==> flow/design.v <==
module spi_master
(
	input                       sys_clk,
	input                       rst,
	output                      nCS,        
	output                      DCLK,       
	output                      MOSI,       
	input                       MISO,       
	input                       CPOL,
	input                       CPHA,
	input                       nCS_ctrl,
	input[15:0]                 clk_div,
	input                       wr_req,
	output                      wr_ack,
	input[7:0]                  data_in,
	output[7:0]                 data_out
);
localparam                   IDLE            = 0;
localparam                   DCLK_EDGE       = 1;
localparam                   DCLK_IDLE       = 2;
localparam                   ACK             = 3;
localparam                   LAST_HALF_CYCLE = 4;
localparam                   ACK_WAIT        = 5;
reg                          DCLK_reg;
reg[7:0]                     MOSI_shift;
reg[7:0]                     MISO_shift;
reg[2:0]                     state;
reg[2:0]                     next_state;
reg [15:0]                   clk_cnt;
reg[4:0]                     clk_edge_cnt;
assign MOSI = MOSI_shift[7];
assign DCLK = DCLK_reg;
assign data_out = MISO_shift;
assign wr_ack = (state == ACK);
assign nCS = nCS_ctrl;
always@(posedge sys_clk or posedge rst)
begin
	if(rst)
		state <= IDLE;
	else
		state <= next_state;
end
always@(*)
begin
	case(state)
		IDLE:
			if(wr_req == 1'b1)
				next_state <= DCLK_IDLE;
			else
				next_state <= IDLE;
		DCLK_IDLE:
			if(clk_cnt == clk_div)
				next_state <= DCLK_EDGE;
			else
				next_state <= DCLK_IDLE;
		DCLK_EDGE:
			if(clk_edge_cnt == 5'd15)
				next_state <= LAST_HALF_CYCLE;
			else
				next_state <= DCLK_IDLE;
		LAST_HALF_CYCLE:
			if(clk_cnt == clk_div)
				next_state <= ACK;
			else
				next_state <= LAST_HALF_CYCLE;
		ACK:
			next_state <= ACK_WAIT;
		ACK_WAIT:
			next_state <= IDLE;
		default:
			next_state <= IDLE;
	endcase
end
always@(posedge sys_clk or posedge rst)
begin
	if(rst)
		DCLK_reg <= 1'b0;
	else if(state == IDLE)
		DCLK_reg <= CPOL;
	else if(state == DCLK_EDGE)
		DCLK_reg <= ~DCLK_reg; 
end
always@(posedge sys_clk or posedge rst)
begin
	if(rst)
		clk_cnt <= 16'd0;
	else if(state == DCLK_IDLE || state == LAST_HALF_CYCLE)
		clk_cnt <= clk_cnt + 16'd1;
	else
		clk_cnt <= 16'd0;
end
always@(posedge sys_clk or posedge rst)
begin
	if(rst)
		clk_edge_cnt <= 5'd0;
	else if(state == DCLK_EDGE)
		clk_edge_cnt <= clk_edge_cnt + 5'd1;
	else if(state == IDLE)
		clk_edge_cnt <= 5'd0;
end
always@(posedge sys_clk or posedge rst)
begin
	if(rst)
		MOSI_shift <= 8'd0;
	else if(state == IDLE && wr_req)
		MOSI_shift <= data_in;
	else if(state == DCLK_EDGE)
		if(CPHA == 1'b0 && clk_edge_cnt[0] == 1'b1)
			MOSI_shift <= {MOSI_shift[6:0],MOSI_shift[7]};
		else if(CPHA == 1'b1 && (clk_edge_cnt != 5'd0 && clk_edge_cnt[0] == 1'b0))
			MOSI_shift <= {MOSI_shift[6:0],MOSI_shift[7]};
end
always@(posedge sys_clk or posedge rst)
begin
	if(rst)
		MISO_shift <= 8'd0;
	else if(state == IDLE && wr_req)
		MISO_shift <= 8'h00;
	else if(state == DCLK_EDGE)
		if(CPHA == 1'b0 && clk_edge_cnt[0] == 1'b0)
			MISO_shift <= {MISO_shift[6:0],MISO};
		else if(CPHA == 1'b1 && (clk_edge_cnt[0] == 1'b1))
			MISO_shift <= {MISO_shift[6:0],MISO};
end
endmodule
module sd_card_cmd(
	input                       sys_clk,
	input                       rst,
	input[15:0]                 spi_clk_div,                   
	input                       cmd_req,                       
	output                      cmd_req_ack,                   
	output reg                  cmd_req_error,                 
	input[47:0]                 cmd,                           
	input[7:0]                  cmd_r1,                        
	input[15:0]                 cmd_data_len,                  
	input                       block_read_req,                
	output reg                  block_read_valid,              
	output reg[7:0]             block_read_data,               
	output                      block_read_req_ack,            
	input                       block_write_req,               
	input[7:0]                  block_write_data,              
	output                      block_write_data_rd,           
	output                      block_write_req_ack,           
	output                      nCS_ctrl,                      
	output reg[15:0]            clk_div,
	output reg                  spi_wr_req,                    
	input                       spi_wr_ack,                    
	output[7:0]                 spi_data_in,                   
	input[7:0]                  spi_data_out                   
);
parameter S_IDLE         = 0;
parameter S_WAIT         = 1;
parameter S_INIT         = 2;
parameter S_CMD_PRE      = 3;
parameter S_CMD          = 4;
parameter S_CMD_DATA     = 5;
parameter S_READ_WAIT    = 6;
parameter S_READ         = 7;
parameter S_READ_ACK     = 8;
parameter S_WRITE_TOKEN  = 9;
parameter S_WRITE_DATA_0 = 10;
parameter S_WRITE_DATA_1 = 11;
parameter S_WRITE_CRC    = 12;
parameter S_WRITE_SUC    = 13;
parameter S_WRITE_BUSY   = 14;
parameter S_WRITE_ACK    = 15;
parameter S_ERR          = 16;
parameter S_END          = 17;
reg[4:0]                      state;
reg                           CS_reg;
reg[15:0]                     byte_cnt;
reg[7:0]                      send_data;
wire[7:0]                     data_recv;
reg[9:0]                      wr_data_cnt;
assign cmd_req_ack = (state == S_END);
assign block_read_req_ack = (state == S_READ_ACK);
assign block_write_req_ack= (state == S_WRITE_ACK);
assign block_write_data_rd = (state == S_WRITE_DATA_0);
assign spi_data_in = send_data;
assign data_recv = spi_data_out;
assign nCS_ctrl = CS_reg;
always@(posedge sys_clk or posedge rst)
begin
	if(rst == 1'b1)
	begin
		CS_reg <= 1'b1;
		spi_wr_req <= 1'b0;
		byte_cnt <= 16'd0;
		clk_div <= 16'd0;
		send_data <= 8'hff;
		state <= S_IDLE;
		cmd_req_error <= 1'b0;
		wr_data_cnt <= 10'd0;
	end
	else
		case(state)
			S_IDLE:
			begin
				state <= S_INIT;
				clk_div <= spi_clk_div;
				CS_reg <= 1'b1;
			end
			S_INIT:
			begin
				if(spi_wr_ack == 1'b1)
				begin
					if(byte_cnt >= 16'd10)
					begin
						byte_cnt <= 16'd0;
						spi_wr_req <= 1'b0;
						state <= S_WAIT;
					end
					begin
						byte_cnt <= byte_cnt + 16'd1;
					end
				end
				else
				begin
					spi_wr_req <= 1'b1;
					send_data <= 8'hff;
				end
			end
			S_WAIT:
			begin
				cmd_req_error <= 1'b0;
				wr_data_cnt <= 10'd0;
				if(cmd_req == 1'b1)
					state <= S_CMD_PRE;
				else if(block_read_req == 1'b1)
					state <= S_READ_WAIT;
				else if(block_write_req == 1'b1)
					state <= S_WRITE_TOKEN;
				clk_div <= spi_clk_div;
			end
			S_CMD_PRE:
			begin
				if(spi_wr_ack == 1'b1)
				begin
					state <= S_CMD;
					spi_wr_req <= 1'b0;
					byte_cnt <= 16'd0;
				end
				else
				begin
					spi_wr_req <= 1'b1;
					CS_reg <= 1'b1;
					send_data <= 8'hff;
				end
			end
			S_CMD:
			begin
				if(spi_wr_ack == 1'b1)
				begin
					if((byte_cnt == 16'hffff) || (data_recv != cmd_r1 && data_recv[7] == 1'b0))
					begin
						state <= S_ERR;
						spi_wr_req <= 1'b0;
						byte_cnt <= 16'd0;
					end
					else if(data_recv == cmd_r1)
					begin
						spi_wr_req <= 1'b0;
						if(cmd_data_len != 16'd0)
						begin
							state <= S_CMD_DATA;
							byte_cnt <= 16'd0;
						end
						else
						begin
							state <= S_END;
							byte_cnt <= 16'd0;
						end
					end
					else
						byte_cnt <=  byte_cnt + 16'd1;
				end
				else
				begin
					spi_wr_req <= 1'b1;
					CS_reg <= 1'b0;
					if(byte_cnt == 16'd0)
						send_data <= (cmd[47:40] | 8'h40);
					else if(byte_cnt == 16'd1)
						send_data <= cmd[39:32];
					else if(byte_cnt == 16'd2)
						send_data <= cmd[31:24];
					else if(byte_cnt == 16'd3)
						send_data <= cmd[23:16];
					else if(byte_cnt == 16'd4)
						send_data <= cmd[15:8];
					else if(byte_cnt == 16'd5)
						send_data <= cmd[7:0];
					else
						send_data <= 8'hff;
				end
			end
			S_CMD_DATA:
			begin
				if(spi_wr_ack == 1'b1)
				begin
					if(byte_cnt == cmd_data_len - 16'd1)
					begin
						state <= S_END;
						spi_wr_req <= 1'b0;
						byte_cnt <= 16'd0;
					end
					else
					begin
						byte_cnt <= byte_cnt + 16'd1;
					end
				end
				else
				begin
					spi_wr_req <= 1'b1;
					send_data <= 8'hff;
				end
			end
			S_READ_WAIT:
			begin
				if(spi_wr_ack == 1'b1 && data_recv == 8'hfe)
				begin
					spi_wr_req <= 1'b0;
					state <= S_READ;
					byte_cnt <= 16'd0;
				end
				else
				begin
					spi_wr_req <= 1'b1;
					send_data <= 8'hff;
				end
			end
			S_READ:
			begin
				if(spi_wr_ack == 1'b1)
				begin
					if(byte_cnt == 16'd513)
					begin
						state <= S_READ_ACK;
						spi_wr_req <= 1'b0;
						byte_cnt <= 16'd0;
					end
					else
					begin
						byte_cnt <= byte_cnt + 16'd1;
					end
				end
				else
				begin
					spi_wr_req <= 1'b1;
					send_data <= 8'hff;
				end
			end
			S_WRITE_TOKEN:
				if(spi_wr_ack == 1'b1)
				begin
					state <= S_WRITE_DATA_0;
					spi_wr_req <= 1'b0;
					byte_cnt <= 16'd0;  
				end
				else
				begin
					spi_wr_req <= 1'b1;
					send_data <= 8'hfe;
				end
			S_WRITE_DATA_0:
			begin
				state <= S_WRITE_DATA_1;
				wr_data_cnt <= wr_data_cnt + 10'd1;
			end
			S_WRITE_DATA_1:
			begin
				if(spi_wr_ack == 1'b1 && wr_data_cnt == 10'd512)
				begin
					state <= S_WRITE_CRC;
					spi_wr_req <= 1'b0;
				end
				else if(spi_wr_ack == 1'b1)
				begin
					state <= S_WRITE_DATA_0;
					spi_wr_req <= 1'b0;
				end
				else
				begin
					spi_wr_req <= 1'b1;
					send_data <= block_write_data;
				end
			end
			S_WRITE_CRC:
			begin
				if(spi_wr_ack == 1'b1)
				begin
					if(byte_cnt == 16'd1)
					begin
						state <= S_WRITE_SUC;
						spi_wr_req <= 1'b0;
						byte_cnt <= 16'd0;
					end
					else
					begin
						byte_cnt <= byte_cnt + 16'd1;
					end
				end
				else
				begin
					spi_wr_req <= 1'b1;
					send_data <= 8'hff;
				end
			end
			S_WRITE_SUC :
			begin
				if(spi_wr_ack == 1'b1)
				begin
					if(data_recv[4:0] == 5'b00101)
					begin
						state <= S_WRITE_BUSY;
						spi_wr_req <= 1'b0;
					end
				end
				else
				begin
					spi_wr_req <= 1'b1;
					send_data <= 8'hff;
				end
			end
			S_WRITE_BUSY :
			begin
				if(spi_wr_ack == 1'b1)
				begin
					if(data_recv == 8'hff)
					begin
						state <= S_WRITE_ACK;
						spi_wr_req <= 1'b0;
					end
				end
				else
				begin
					spi_wr_req <= 1'b1;
					send_data <= 8'hff;
				end
			end
			S_ERR:
			begin
				state <= S_END;
				cmd_req_error <= 1'b1;
			end
			S_READ_ACK,S_WRITE_ACK,S_END:
			begin
				state <= S_WAIT;
			end
			default:
				state <= S_IDLE;
		endcase
end
always@(posedge sys_clk or posedge rst)
begin
	if(rst == 1'b1)
		block_read_valid <= 1'b0;
	else if(state == S_READ && byte_cnt < 16'd512)
		block_read_valid <= spi_wr_ack;
	else
		block_read_valid <= 1'b0;
end
always@(posedge sys_clk or posedge rst)
begin
	if(rst == 1'b1)
		block_read_data <= 8'd0;
	else if(state == S_READ && spi_wr_ack == 1'b1)
		block_read_data <= data_recv;
end
endmodule
module sd_card_sec_read_write
#(
	parameter  SPI_LOW_SPEED_DIV = 248,          
	parameter  SPI_HIGH_SPEED_DIV = 0            
)
(
	input            clk,
	input            rst,
	output reg       sd_init_done,
	input            sd_sec_read,
	input[31:0]      sd_sec_read_addr,
	output[7:0]      sd_sec_read_data,
	output           sd_sec_read_data_valid,
	output           sd_sec_read_end,
	input            sd_sec_write,
	input[31:0]      sd_sec_write_addr,
	input[7:0]       sd_sec_write_data,
	output           sd_sec_write_data_req,
	output           sd_sec_write_end,
	output reg[15:0] spi_clk_div,
	output reg       cmd_req,
	input            cmd_req_ack,
	input            cmd_req_error,
	output reg[47:0] cmd,
	output reg[7:0]  cmd_r1,
	output reg[15:0] cmd_data_len,
	output reg       block_read_req,
	input            block_read_valid,
	input[7:0]       block_read_data,
	input            block_read_req_ack,
	output reg       block_write_req,
	output[7:0]      block_write_data,
	input            block_write_data_rd,
	input            block_write_req_ack
);
reg[7:0] read_data;
reg[31:0] timer;
localparam S_IDLE               = 0;
localparam S_CMD0               = 1;
localparam S_CMD8               = 2;
localparam S_CMD55              = 3;
localparam S_CMD41              = 4;
localparam S_CMD17              = 5;
localparam S_READ               = 6;
localparam S_CMD24              = 7;
localparam S_WRITE              = 8;
localparam S_ERR                = 14;
localparam S_WRITE_END          = 15;
localparam S_READ_END           = 16;
localparam S_WAIT_READ_WRITE    = 17;
localparam S_CMD16              = 18;
reg[4:0]                       state;
reg[31:0]                      sec_addr;
assign sd_sec_read_data_valid = (state == S_READ) && block_read_valid;
assign sd_sec_read_data = block_read_data;
assign sd_sec_read_end = (state == S_READ_END);
assign sd_sec_write_data_req = (state == S_WRITE) && block_write_data_rd;
assign block_write_data = sd_sec_write_data;
assign sd_sec_write_end = (state == S_WRITE_END);
always@(posedge clk or posedge rst)
begin
	if(rst == 1'b1)
	begin
		state <= S_IDLE;
		cmd_req <= 1'b0;
		cmd_data_len <= 16'd0;
		cmd_r1 <= 8'd0;
		cmd <= 48'd0;
		spi_clk_div <= SPI_LOW_SPEED_DIV[15:0];
		block_write_req <= 1'b0;
		block_read_req <= 1'b0;
		sec_addr <= 32'd0;
		sd_init_done <= 1'b0;
	end
	else
		case(state)
			S_IDLE:
			begin
				state <= S_CMD0;
				sd_init_done <= 1'b0;
				spi_clk_div <= SPI_LOW_SPEED_DIV[15:0];
			end
			S_CMD0:
			begin
				if(cmd_req_ack & ~cmd_req_error)
				begin
					state <= S_CMD8;
					cmd_req <= 1'b0;
				end
				else
				begin
					cmd_req <= 1'b1;
					cmd_data_len <= 16'd0;
					cmd_r1 <= 8'h01;
					cmd <= {8'd0,8'h00,8'h00,8'h00,8'h00,8'h95};
				end
			end
			S_CMD8:
			begin
				if(cmd_req_ack & ~cmd_req_error)
				begin
					state <= S_CMD55;
					cmd_req <= 1'b0;
				end
				else
				begin
					cmd_req <= 1'b1;
					cmd_data_len <= 16'd4;
					cmd_r1 <= 8'h01;
					cmd <= {8'd8,8'h00,8'h00,8'h01,8'haa,8'h87};
				end
			end
			S_CMD55:
			begin
				if(cmd_req_ack & ~cmd_req_error)
				begin
					state <= S_CMD41;
					cmd_req <= 1'b0;
				end
				else
				begin
					cmd_req <= 1'b1;
					cmd_data_len <= 16'd0;
					cmd_r1 <= 8'h01;
					cmd <= {8'd55,8'h00,8'h00,8'h00,8'h00,8'hff};
				end
			end
			S_CMD41:
			begin
				if(cmd_req_ack & ~cmd_req_error)
				begin
					state <= S_CMD16;
					cmd_req <= 1'b0;
					sd_init_done <= 1'b1;
					spi_clk_div <= SPI_HIGH_SPEED_DIV[15:0];
				end
				else if(cmd_req_ack)
				begin
					state <= S_CMD55;
				end
				else
				begin
					cmd_req <= 1'b1;
					cmd_data_len <= 16'd0;
					cmd_r1 <= 8'h00;
					cmd <= {8'd41,8'h40,8'h00,8'h00,8'h00,8'hff};
				end
			end
			S_CMD16:
			begin
				if(cmd_req_ack & ~cmd_req_error)
				begin
					state <= S_WAIT_READ_WRITE;
					cmd_req <= 1'b0;
					sd_init_done <= 1'b1;
					spi_clk_div <= SPI_HIGH_SPEED_DIV[15:0];
				end
				else if(cmd_req_ack)
				begin
					state <= S_CMD55;
				end
				else
				begin
					cmd_req <= 1'b1;
					cmd_data_len <= 16'd0;
					cmd_r1 <= 8'h00;
					cmd <= {8'd16,32'd512,8'hff};
				end
			end			
			S_WAIT_READ_WRITE:
			begin
				if(sd_sec_write ==  1'b1)
				begin
					state <= S_CMD24;
					sec_addr <= sd_sec_write_addr;
				end
				else if(sd_sec_read == 1'b1)
				begin
					state <= S_CMD17;
					sec_addr <= sd_sec_read_addr;
				end
				spi_clk_div <= 16'd0;
			end
			S_CMD24:
			begin
				if(cmd_req_ack & ~cmd_req_error)
				begin
					state <= S_WRITE;
					cmd_req <= 1'b0;
				end
				else
				begin
					cmd_req <= 1'b1;
					cmd_data_len <= 16'd0;
					cmd_r1 <= 8'h00;
					cmd <= {8'd24,sec_addr,8'hff};
				end
			end
			S_WRITE:
			begin
				if(block_write_req_ack == 1'b1)
				begin
					block_write_req <= 1'b0;
					state <= S_WRITE_END;
				end
				else
					block_write_req <= 1'b1;
			end
			S_CMD17:
			begin
				if(cmd_req_ack & ~cmd_req_error)
				begin
					state <= S_READ;
					cmd_req <= 1'b0;
				end
				else
				begin
					cmd_req <= 1'b1;
					cmd_data_len <= 16'd0;
					cmd_r1 <= 8'h00;
					cmd <= {8'd17,sec_addr,8'hff};
				end
			end
			S_READ:
			begin
				if(block_read_req_ack)
				begin
					state <= S_READ_END;
					block_read_req <= 1'b0;
				end
				else
				begin
					block_read_req <= 1'b1;
				end
			end
			S_WRITE_END:
			begin
				state <= S_WAIT_READ_WRITE;
			end
			S_READ_END:
			begin
				state <= S_WAIT_READ_WRITE;
			end
			default:
				state <= S_IDLE;
		endcase
end
endmodule
module sd_card_top
#(
	parameter  SPI_LOW_SPEED_DIV = 248,          
	parameter  SPI_HIGH_SPEED_DIV = 0            
)
(
	input            clk,
	input            rst,
	output           SD_nCS,                     
	output           SD_DCLK,                    
	output           SD_MOSI,                    
	input            SD_MISO,                    
	output           sd_init_done,               
	input            sd_sec_read,                
	input[31:0]      sd_sec_read_addr,           
	output[7:0]      sd_sec_read_data,           
	output           sd_sec_read_data_valid,     
	output           sd_sec_read_end,            
	input            sd_sec_write,               
	input[31:0]      sd_sec_write_addr,          
	input[7:0]       sd_sec_write_data,          
	output           sd_sec_write_data_req,      
	output           sd_sec_write_end            
);
wire[15:0]           spi_clk_div;                
wire                 cmd_req;                    
wire                 cmd_req_ack;                
wire                 cmd_req_error;              
wire[47:0]           cmd;                        
wire[7:0]            cmd_r1;                     
wire[15:0]           cmd_data_len;               
wire                 block_read_req;             
wire                 block_read_valid;           
wire[7:0]            block_read_data;            
wire                 block_read_req_ack;         
wire                 block_write_req;            
wire[7:0]            block_write_data;           
wire                 block_write_data_rd;        
wire                 block_write_req_ack;        
wire                 nCS_ctrl;                   
wire                 spi_wr_req;                 
wire                 spi_wr_ack;                 
wire[7:0]            spi_data_in;                
wire[7:0]            spi_data_out;               
wire[15:0]           clk_div;
sd_card_sec_read_write
#(
	.SPI_LOW_SPEED_DIV(SPI_LOW_SPEED_DIV),
	.SPI_HIGH_SPEED_DIV(SPI_HIGH_SPEED_DIV)
)
sd_card_sec_read_write_m0(
	.clk                            (clk                    ),
	.rst                            (rst                    ),
	.sd_init_done                   (sd_init_done           ),
	.sd_sec_read                    (sd_sec_read            ),
	.sd_sec_read_addr               (sd_sec_read_addr       ),
	.sd_sec_read_data               (sd_sec_read_data       ),
	.sd_sec_read_data_valid         (sd_sec_read_data_valid ),
	.sd_sec_read_end                (sd_sec_read_end        ),
	.sd_sec_write                   (sd_sec_write           ),
	.sd_sec_write_addr              (sd_sec_write_addr      ),
	.sd_sec_write_data              (sd_sec_write_data      ),
	.sd_sec_write_data_req          (sd_sec_write_data_req  ),
	.sd_sec_write_end               (sd_sec_write_end       ),
	.spi_clk_div                    (spi_clk_div            ),
	.cmd_req                        (cmd_req                ),
	.cmd_req_ack                    (cmd_req_ack            ),
	.cmd_req_error                  (cmd_req_error          ),
	.cmd                            (cmd                    ),
	.cmd_r1                         (cmd_r1                 ),
	.cmd_data_len                   (cmd_data_len           ),
	.block_read_req                 (block_read_req         ),
	.block_read_valid               (block_read_valid       ),
	.block_read_data                (block_read_data        ),
	.block_read_req_ack             (block_read_req_ack     ),
	.block_write_req                (block_write_req        ),
	.block_write_data               (block_write_data       ),
	.block_write_data_rd            (block_write_data_rd    ),
	.block_write_req_ack            (block_write_req_ack    )
);
sd_card_cmd sd_card_cmd_m0(
	.sys_clk                        (clk                    ),
	.rst                            (rst                    ),
	.spi_clk_div                    (spi_clk_div            ),
	.cmd_req                        (cmd_req                ),
	.cmd_req_ack                    (cmd_req_ack            ),
	.cmd_req_error                  (cmd_req_error          ),
	.cmd                            (cmd                    ),
	.cmd_r1                         (cmd_r1                 ),
	.cmd_data_len                   (cmd_data_len           ),
	.block_read_req                 (block_read_req         ),
	.block_read_req_ack             (block_read_req_ack     ),
	.block_read_data                (block_read_data        ),
	.block_read_valid               (block_read_valid       ),
	.block_write_req                (block_write_req        ),
	.block_write_data               (block_write_data       ),
	.block_write_data_rd            (block_write_data_rd    ),
	.block_write_req_ack            (block_write_req_ack    ),
	.nCS_ctrl                       (nCS_ctrl               ),
	.clk_div                        (clk_div                ),
	.spi_wr_req                     (spi_wr_req             ),
	.spi_wr_ack                     (spi_wr_ack             ),
	.spi_data_in                    (spi_data_in            ),
	.spi_data_out                   (spi_data_out           )
);
spi_master spi_master_m0(
	.sys_clk                        (clk                    ),
	.rst                            (rst                    ),
	.nCS                            (SD_nCS                 ),
	.DCLK                           (SD_DCLK                ),
	.MOSI                           (SD_MOSI                ),
	.MISO                           (SD_MISO                ),
	.clk_div                        (clk_div                ),
	.CPOL                           (1'b1                   ),
	.CPHA                           (1'b1                   ),
	.nCS_ctrl                       (nCS_ctrl               ),
	.wr_req                         (spi_wr_req             ),
	.wr_ack                         (spi_wr_ack             ),
	.data_in                        (spi_data_in            ),
	.data_out                       (spi_data_out           )
);
endmodule
Reports on sd_card_top
What the tools print for sd_card_top, step after step.
Line numbers count from 1 in the design file above.
Cell names lack the library's common part.
{"block": "inputs", "top": "sd_card_top", "clock": "clk", "cell_library": "sky130hd", "lib_corner": "tt_025C_1v80"}

Word-level counts
Counts by Yosys on the flattened word-level netlist (proc, flatten, opt, wreduce; memories kept). Register bits leave out memories and registers merged into their read ports (data or address). Print and check cells are left out. Cells with the same type and inputs are merged into one.
{"block": "classes", "add_sub_neg": 5, "n_cmp": 2, "n_eq": 105, "n_mux": 136, "n_logic": 5, "n_reduce_logical": 55}
{"block": "op_table", "operator": "two-way mux 48 bit", "count": 9}
{"block": "op_table", "operator": "parallel mux 48 bit (select 7 bit)", "count": 1}
{"block": "op_table", "operator": "two-way mux 16 bit", "count": 18}
{"block": "op_table", "operator": "two-way mux 5 bit", "count": 37}
{"block": "op_table", "operator": "two-way mux 8 bit", "count": 22}
{"block": "op_table", "operator": "parallel mux 16 bit (select 7 bit)", "count": 1}
{"block": "op_table", "operator": "parallel mux 16 bit (select 3 bit)", "count": 2}
{"block": "op_table", "operator": "parallel mux 5 bit (select 16 bit)", "count": 1}
{"block": "op_table", "operator": "two-way mux 32 bit", "count": 2}
{"block": "op_table", "operator": "parallel mux 5 bit (select 12 bit)", "count": 1}
{"block": "op_table", "operator": "== test 5 x 4 -> 1 bit (second input constant)", "count": 11}
{"block": "op_table", "operator": "!= test 2 x 1 -> 1 bit (second input constant)", "count": 24}
{"block": "op_table", "operator": "== test 5 x 3 -> 1 bit (second input constant)", "count": 9}
{"block": "op_table", "operator": "!= test 2 bit (second input constant)", "count": 21}
{"block": "op_table", "operator": "parallel mux 8 bit (select 5 bit)", "count": 1}
{"block": "op_table", "operator": "adder 16 x 1 -> 16 bit (second input constant)", "count": 2}
{"block": "op_table", "operator": "== test 16 bit", "count": 2}
{"block": "op_table", "operator": "== test 16 x 2 -> 1 bit (second input constant)", "count": 2}
{"block": "op_table", "operator": "== test 16 x 3 -> 1 bit (second input constant)", "count": 2}
{"block": "op_table", "operator": "two-way mux 1 bit", "count": 29}
{"block": "op_table", "operator": "== test 5 bit (second input constant)", "count": 5}
{"block": "op_table", "operator": "!= test 3 bit (second input constant)", "count": 8}
{"block": "op_table", "operator": "AND reduction 8 bit", "count": 3}
{"block": "op_table", "operator": "parallel mux 8 bit (select 3 bit)", "count": 1}
{"block": "op_table", "operator": "== test 5 x 2 -> 1 bit (second input constant)", "count": 4}
{"block": "op_table", "operator": "parallel mux 10 bit (select 2 bit)", "count": 1}
{"block": "op_table", "operator": "AND reduction 17 bit", "count": 1}
{"block": "op_table", "operator": "subtractor 16 x 1 -> 16 bit (second input constant)", "count": 1}
Not listed: further kinds 48, cells in them 87.
{"block": "bits", "ff_bits": 237, "input_bits": 77}

Depth
Yosys ltp: most cells in a row. Word level: on the elaborated netlist, between registers, memories and ports. Mapped: between sequential cells and ports; inverters and the memories' decode and read muxes count.
{"block": "depth", "depth_word": 9, "ABC_AREA": 0, "depth_mapped": 9, "depth_no_buf": 8}

Mapped cells and area
Source: synth_stat.txt of the flow (Yosys; design flattened, memories mapped). It holds for the ABC_AREA given above (unset counts as 0); a run with the other value may have another netlist.
{"block": "mapped", "stdcells": 1021, "yosys_area_mm2": 0.0096768, "seqArea_mm2": 0.0050448, "ffs": 201}
{"block": "types", "cell": "dfrtp_1", "count": 189, "type_area_um2": 4.73E+03}
{"block": "types", "cell": "nand2_1", "count": 179, "type_area_um2": 671.894}
{"block": "types", "cell": "o21ai_0", "count": 88, "type_area_um2": 440.422}
{"block": "types", "cell": "mux2i_1", "count": 42, "type_area_um2": 420.403}
{"block": "types", "cell": "nand3_1", "count": 74, "type_area_um2": 370.355}
{"block": "types", "cell": "dfstp_2", "count": 12, "type_area_um2": 315.302}
{"block": "types", "cell": "nor2_1", "count": 56, "type_area_um2": 210.202}
{"block": "types", "cell": "a21oi_1", "count": 30, "type_area_um2": 150.144}
{"block": "types", "cell": "clkbuf_1", "count": 39, "type_area_um2": 146.39}
{"block": "types", "cell": "ha_1", "count": 11, "type_area_um2": 137.632}
{"block": "types", "cell": "inv_1", "count": 33, "type_area_um2": 123.869}
{"block": "types", "cell": "mux2_2", "count": 10, "type_area_um2": 112.608}
{"block": "types", "cell": "nand4_1", "count": 18, "type_area_um2": 112.608}
{"block": "types", "cell": "a22o_1", "count": 12, "type_area_um2": 105.101}
{"block": "types", "cell": "and3_1", "count": 16, "type_area_um2": 100.096}
{"block": "types", "cell": "xor2_1", "count": 11, "type_area_um2": 96.342}
{"block": "types", "cell": "nor2b_1", "count": 13, "type_area_um2": 81.328}
{"block": "types", "cell": "nor3_1", "count": 16, "type_area_um2": 80.077}
Not listed: further types 50, cells in them 172.
The figures by module come from a second, unflattened synthesis with its own total; it is not the netlist above.
{"block": "unflattened", "cells_unflattened": 1199, "hier_area_mm2": 0.0115849}
Rows give one instance, submodules left out.
{"block": "by_module", "module": "sd_card_cmd", "n_inst": 1, "n_cells": 527, "area_mm2": 0.0048071, "mod_seq_area_mm2": 0.0020144}
{"block": "by_module", "module": "sd_card_sec_read_write", "n_inst": 1, "n_cells": 449, "area_mm2": 0.0045806, "mod_seq_area_mm2": 0.0023297}
{"block": "by_module", "module": "spi_master", "n_inst": 1, "n_cells": 222, "area_mm2": 0.0021934, "mod_seq_area_mm2": 0.0011023}
{"block": "by_module", "module": "sd_card_top", "n_inst": 1, "n_cells": 1, "area_mm2": 0.0000038, "mod_seq_area_mm2": 0}

Worst setup path after synthesis
Source: OpenSTA report_checks on the synthesized netlist (no wires, ideal clock, input and output delay 20% of the period each), path of least setup slack; recovery checks are left aside. Register names are those of the netlist, which keeps one name where synthesis merged equal registers.
{"block": "synth_path", "path_kind": "reg-to-reg", "from": "register sd_card_cmd_m0.byte_cnt[0]", "to": "register sd_card_cmd_m0.byte_cnt[15]", "period_ps": 5000, "setup_ps": 133, "launch_ps": 0, "t_arrival_ps": 2313, "required_ps": 4867, "path_slack_ps": 2555, "delay_ps": 2446, "path_stages": 9, "n_path_buf": 1, "period_less_setup_slack_ps": 2445}
"delay_ps" is the arrival time less input delay plus setup time.
"path_stages": output pins that drive a net of the path, with the launching flip-flop's if there is one; two outputs of one cell count as two.
"period_less_setup_slack_ps" = period - worst setup slack (recovery checks aside). The figure is calculated, with input and output delays left at 20% of the set period.
Between the ends stands the longest chain of elaborated cells between them, by number of cells; it is not shown to be the way that was timed. Of several equally long chains one is given.
A line is the first line of the expression or statement that the cell stems from. Yosys adds cells for indexed reads and writes and turns some case tables into memories.
A register here has more assigning lines than the two given.
{"block": "synth_between", "cell_sequence": "dfrtp_1 ha_1 nor3b_1 nand4_1 a32o_1 nor3b_4 buf_4 a2bb2oi_1 o31ai_1", "elab_chain_len": 5, "cone_cells": 17, "cone_classes": "1 x add/sub; 4 x eq/ne; 11 x mux; 1 x reduce/logical"}
{"block": "synth_lines", "element": "start: declaration", "line": 171, "source": "reg[15:0]                     byte_cnt;"}
{"block": "synth_lines", "element": "start: assignment", "line": 214, "source": "byte_cnt <= byte_cnt + 16'd1;"}
{"block": "synth_lines", "element": "start: assignment", "line": 275, "source": "byte_cnt <= byte_cnt + 16'd1;"}
{"block": "synth_lines", "element": "adder 16 x 1 -> 16 bit", "line": 275}
{"block": "synth_lines", "element": "two-way mux 16 bit", "line": 260, "source": "else if(data_recv == cmd_r1)"}
{"block": "synth_lines", "element": "two-way mux 16 bit", "line": 254, "source": "if((byte_cnt == 16'hffff) || (data_recv != cmd_r1 && data_recv[7] == 1'b0))"}
{"block": "synth_lines", "element": "two-way mux 16 bit", "line": 252, "source": "if(spi_wr_ack == 1'b1)"}
{"block": "synth_lines", "element": "parallel mux 16 bit (select 7 bit)", "line": 196, "source": "case(state)"}
{"block": "synth_lines", "element": "end: assignment", "line": 214}
{"block": "synth_lines", "element": "end: assignment", "line": 275}
{"block": "synth_lines", "element": "end: declaration", "line": 171}

Path in the finished layout
From the final timing report of run 1: the path of least setup slack in the routed layout; clock arrival at registers is part of the times.
The report prints the path's times to 10 ps; the period is as set.
{"block": "layout_path", "path_kind": "reg-to-reg", "from": "register sd_card_cmd_m0.byte_cnt[0]", "to": "register sd_card_cmd_m0.byte_cnt[4]", "period_ps": 4310, "setup_ps": 110, "launch_ps": 500, "t_arrival_ps": 3710, "required_ps": 4690, "path_slack_ps": 980, "path_stages": 8, "n_path_buf": 0}
Between the ends stands the longest chain of elaborated cells between them, by number of cells; it is not shown to be the way that was timed. Of several equally long chains one is given.
A register here has more assigning lines than the two given.
{"block": "layout_between", "cell_sequence": "dfrtp_1 ha_1 nand3_1 nor4_1 a31oi_1 nor3b_4 nor2_1 a22o_1", "elab_chain_len": 5, "cone_cells": 17, "cone_classes": "1 x add/sub; 4 x eq/ne; 11 x mux; 1 x reduce/logical"}
{"block": "layout_lines", "element": "start: declaration", "line": 171, "source": "reg[15:0]                     byte_cnt;"}
{"block": "layout_lines", "element": "start: assignment", "line": 214, "source": "byte_cnt <= byte_cnt + 16'd1;"}
{"block": "layout_lines", "element": "start: assignment", "line": 275, "source": "byte_cnt <= byte_cnt + 16'd1;"}
{"block": "layout_lines", "element": "adder 16 x 1 -> 16 bit", "line": 275}
{"block": "layout_lines", "element": "two-way mux 16 bit", "line": 260, "source": "else if(data_recv == cmd_r1)"}
{"block": "layout_lines", "element": "two-way mux 16 bit", "line": 254, "source": "if((byte_cnt == 16'hffff) || (data_recv != cmd_r1 && data_recv[7] == 1'b0))"}
{"block": "layout_lines", "element": "two-way mux 16 bit", "line": 252, "source": "if(spi_wr_ack == 1'b1)"}
{"block": "layout_lines", "element": "parallel mux 16 bit (select 7 bit)", "line": 196, "source": "case(state)"}
{"block": "layout_lines", "element": "end: assignment", "line": 214}
{"block": "layout_lines", "element": "end: assignment", "line": 275}
{"block": "layout_lines", "element": "end: declaration", "line": 171}

Wiki page: sd_card_top / flow data

Top module sd_card_top; platform sky130hd; tools Yosys and OpenROAD; 2 stored runs in no particular order. Input and output delays are each 20% of the period that was set; the output load is 0.01 pF.
"achieved_clock_period_ps": clock period set for the run, less the worst setup slack. It is reckoned from that one timing run; input and output delays stay at 20% of the period that was set.
By "timing.worst_path_ps" is meant the share of the clock period that the worst setup path is allowed (20% is reserved at inputs, 20% at outputs), minus its slack. Clock arrival times at its registers enter into it.
"design_power_uw" is the tool's figure for a default switching activity; nothing was simulated.
"timing.worst_path_ps" is known to 10 ps.

Run 1
==> flow/run.sh <==
#!/bin/bash
# the make line also repeats the synthesis and layout settings of config.mk as NAME=value (left out here)
make -C /OpenROAD-flow-scripts/flow DESIGN_CONFIG=/design/flow/config.mk WORK_HOME=/design/flow/orfs CLKGATE_MAP_FILE= finish
==> flow/config.mk <==
export PLATFORM = sky130hd
export DESIGN_NAME = sd_card_top
export DESIGN_NICKNAME = sd_card_top
export VERILOG_FILES = /design/flow/design.v
export SDC_FILE = /design/flow/constraint.sdc
export NUM_CORES = 4
export LEC_CHECK = 0
export ABC_AREA = 0
export CAP_MARGIN = 40
export CELL_PAD_IN_SITES_DETAIL_PLACEMENT = 1
export CELL_PAD_IN_SITES_GLOBAL_PLACEMENT = 1
export CORE_ASPECT_RATIO = 1.35
export CORE_MARGIN = 2
export CORE_UTILIZATION = 44
export CTS_CLUSTER_DIAMETER = 274
export CTS_CLUSTER_SIZE = 16
export GPL_ROUTABILITY_DRIVEN = 0
export GPL_TIMING_DRIVEN = 0
export HOLD_SLACK_MARGIN = 0.11
export MAX_ROUTING_LAYER = met4
export MIN_ROUTING_LAYER = met2
export PLACE_DENSITY_LB_ADDON = 0.09
export SETUP_SLACK_MARGIN = 0.01
export SLEW_MARGIN = 0
export TNS_END_PERCENT = 55
==> flow/constraint.sdc <==
create_clock -name core_clock -period 4.31 [get_ports {clk}]
set_input_delay 0.8620 -clock core_clock [delete_from_list [all_inputs] [get_ports {clk}]]
set_output_delay 0.8620 -clock core_clock [all_outputs]
set_load 0.01 [all_outputs]

==> results of run 1, as JSON <==
{
  "design_power_uw": 3504,
  "timing.setup.ws_ps": 980,
  "stdcell_area_mm2": 0.0115611,
  "achieved_clock_period_ps": 3330,
  "ys_area_mm2": 0.0096768,
  "hold_worst_slack_ps": 385,
  "dieArea_mm2": 0.0232079,
  "tns_setup_ps": 0,
  "timing.worst_path_ps": 3330,
  "timing.worst_path_kind": "reg-to-reg"
}

Run 2
==> flow/run.sh <==
#!/bin/bash
# the make line also repeats the synthesis and layout settings of config.mk as NAME=value (left out here)
make -C /OpenROAD-flow-scripts/flow DESIGN_CONFIG=/design/flow/config.mk WORK_HOME=/design/flow/orfs CLKGATE_MAP_FILE= finish
==> flow/config.mk <==
export PLATFORM = sky130hd
export DESIGN_NAME = sd_card_top
export DESIGN_NICKNAME = sd_card_top
export VERILOG_FILES = /design/flow/design.v
export SDC_FILE = /design/flow/constraint.sdc
export NUM_CORES = 4
export LEC_CHECK = 0
export CAP_MARGIN = 20
export CORE_MARGIN = 2
export CORE_UTILIZATION = 40
export SLEW_MARGIN = 20
==> flow/constraint.sdc <==
create_clock -name core_clock -period 3.58 [get_ports {clk}]
set_input_delay 0.7160 -clock core_clock [delete_from_list [all_inputs] [get_ports {clk}]]
set_output_delay 0.7160 -clock core_clock [all_outputs]
set_load 0.01 [all_outputs]

==> results of run 2, as JSON <==
{
  "design_power_uw": 5135,
  "timing.setup.ws_ps": 422,
  "stdcell_area_mm2": 0.0118439,
  "achieved_clock_period_ps": 3158,
  "ys_area_mm2": 0.0096768,
  "hold_worst_slack_ps": 429,
  "dieArea_mm2": 0.0254514,
  "tns_setup_ps": 0,
  "timing.worst_path_ps": 3160,
  "timing.worst_path_kind": "reg-to-reg"
}
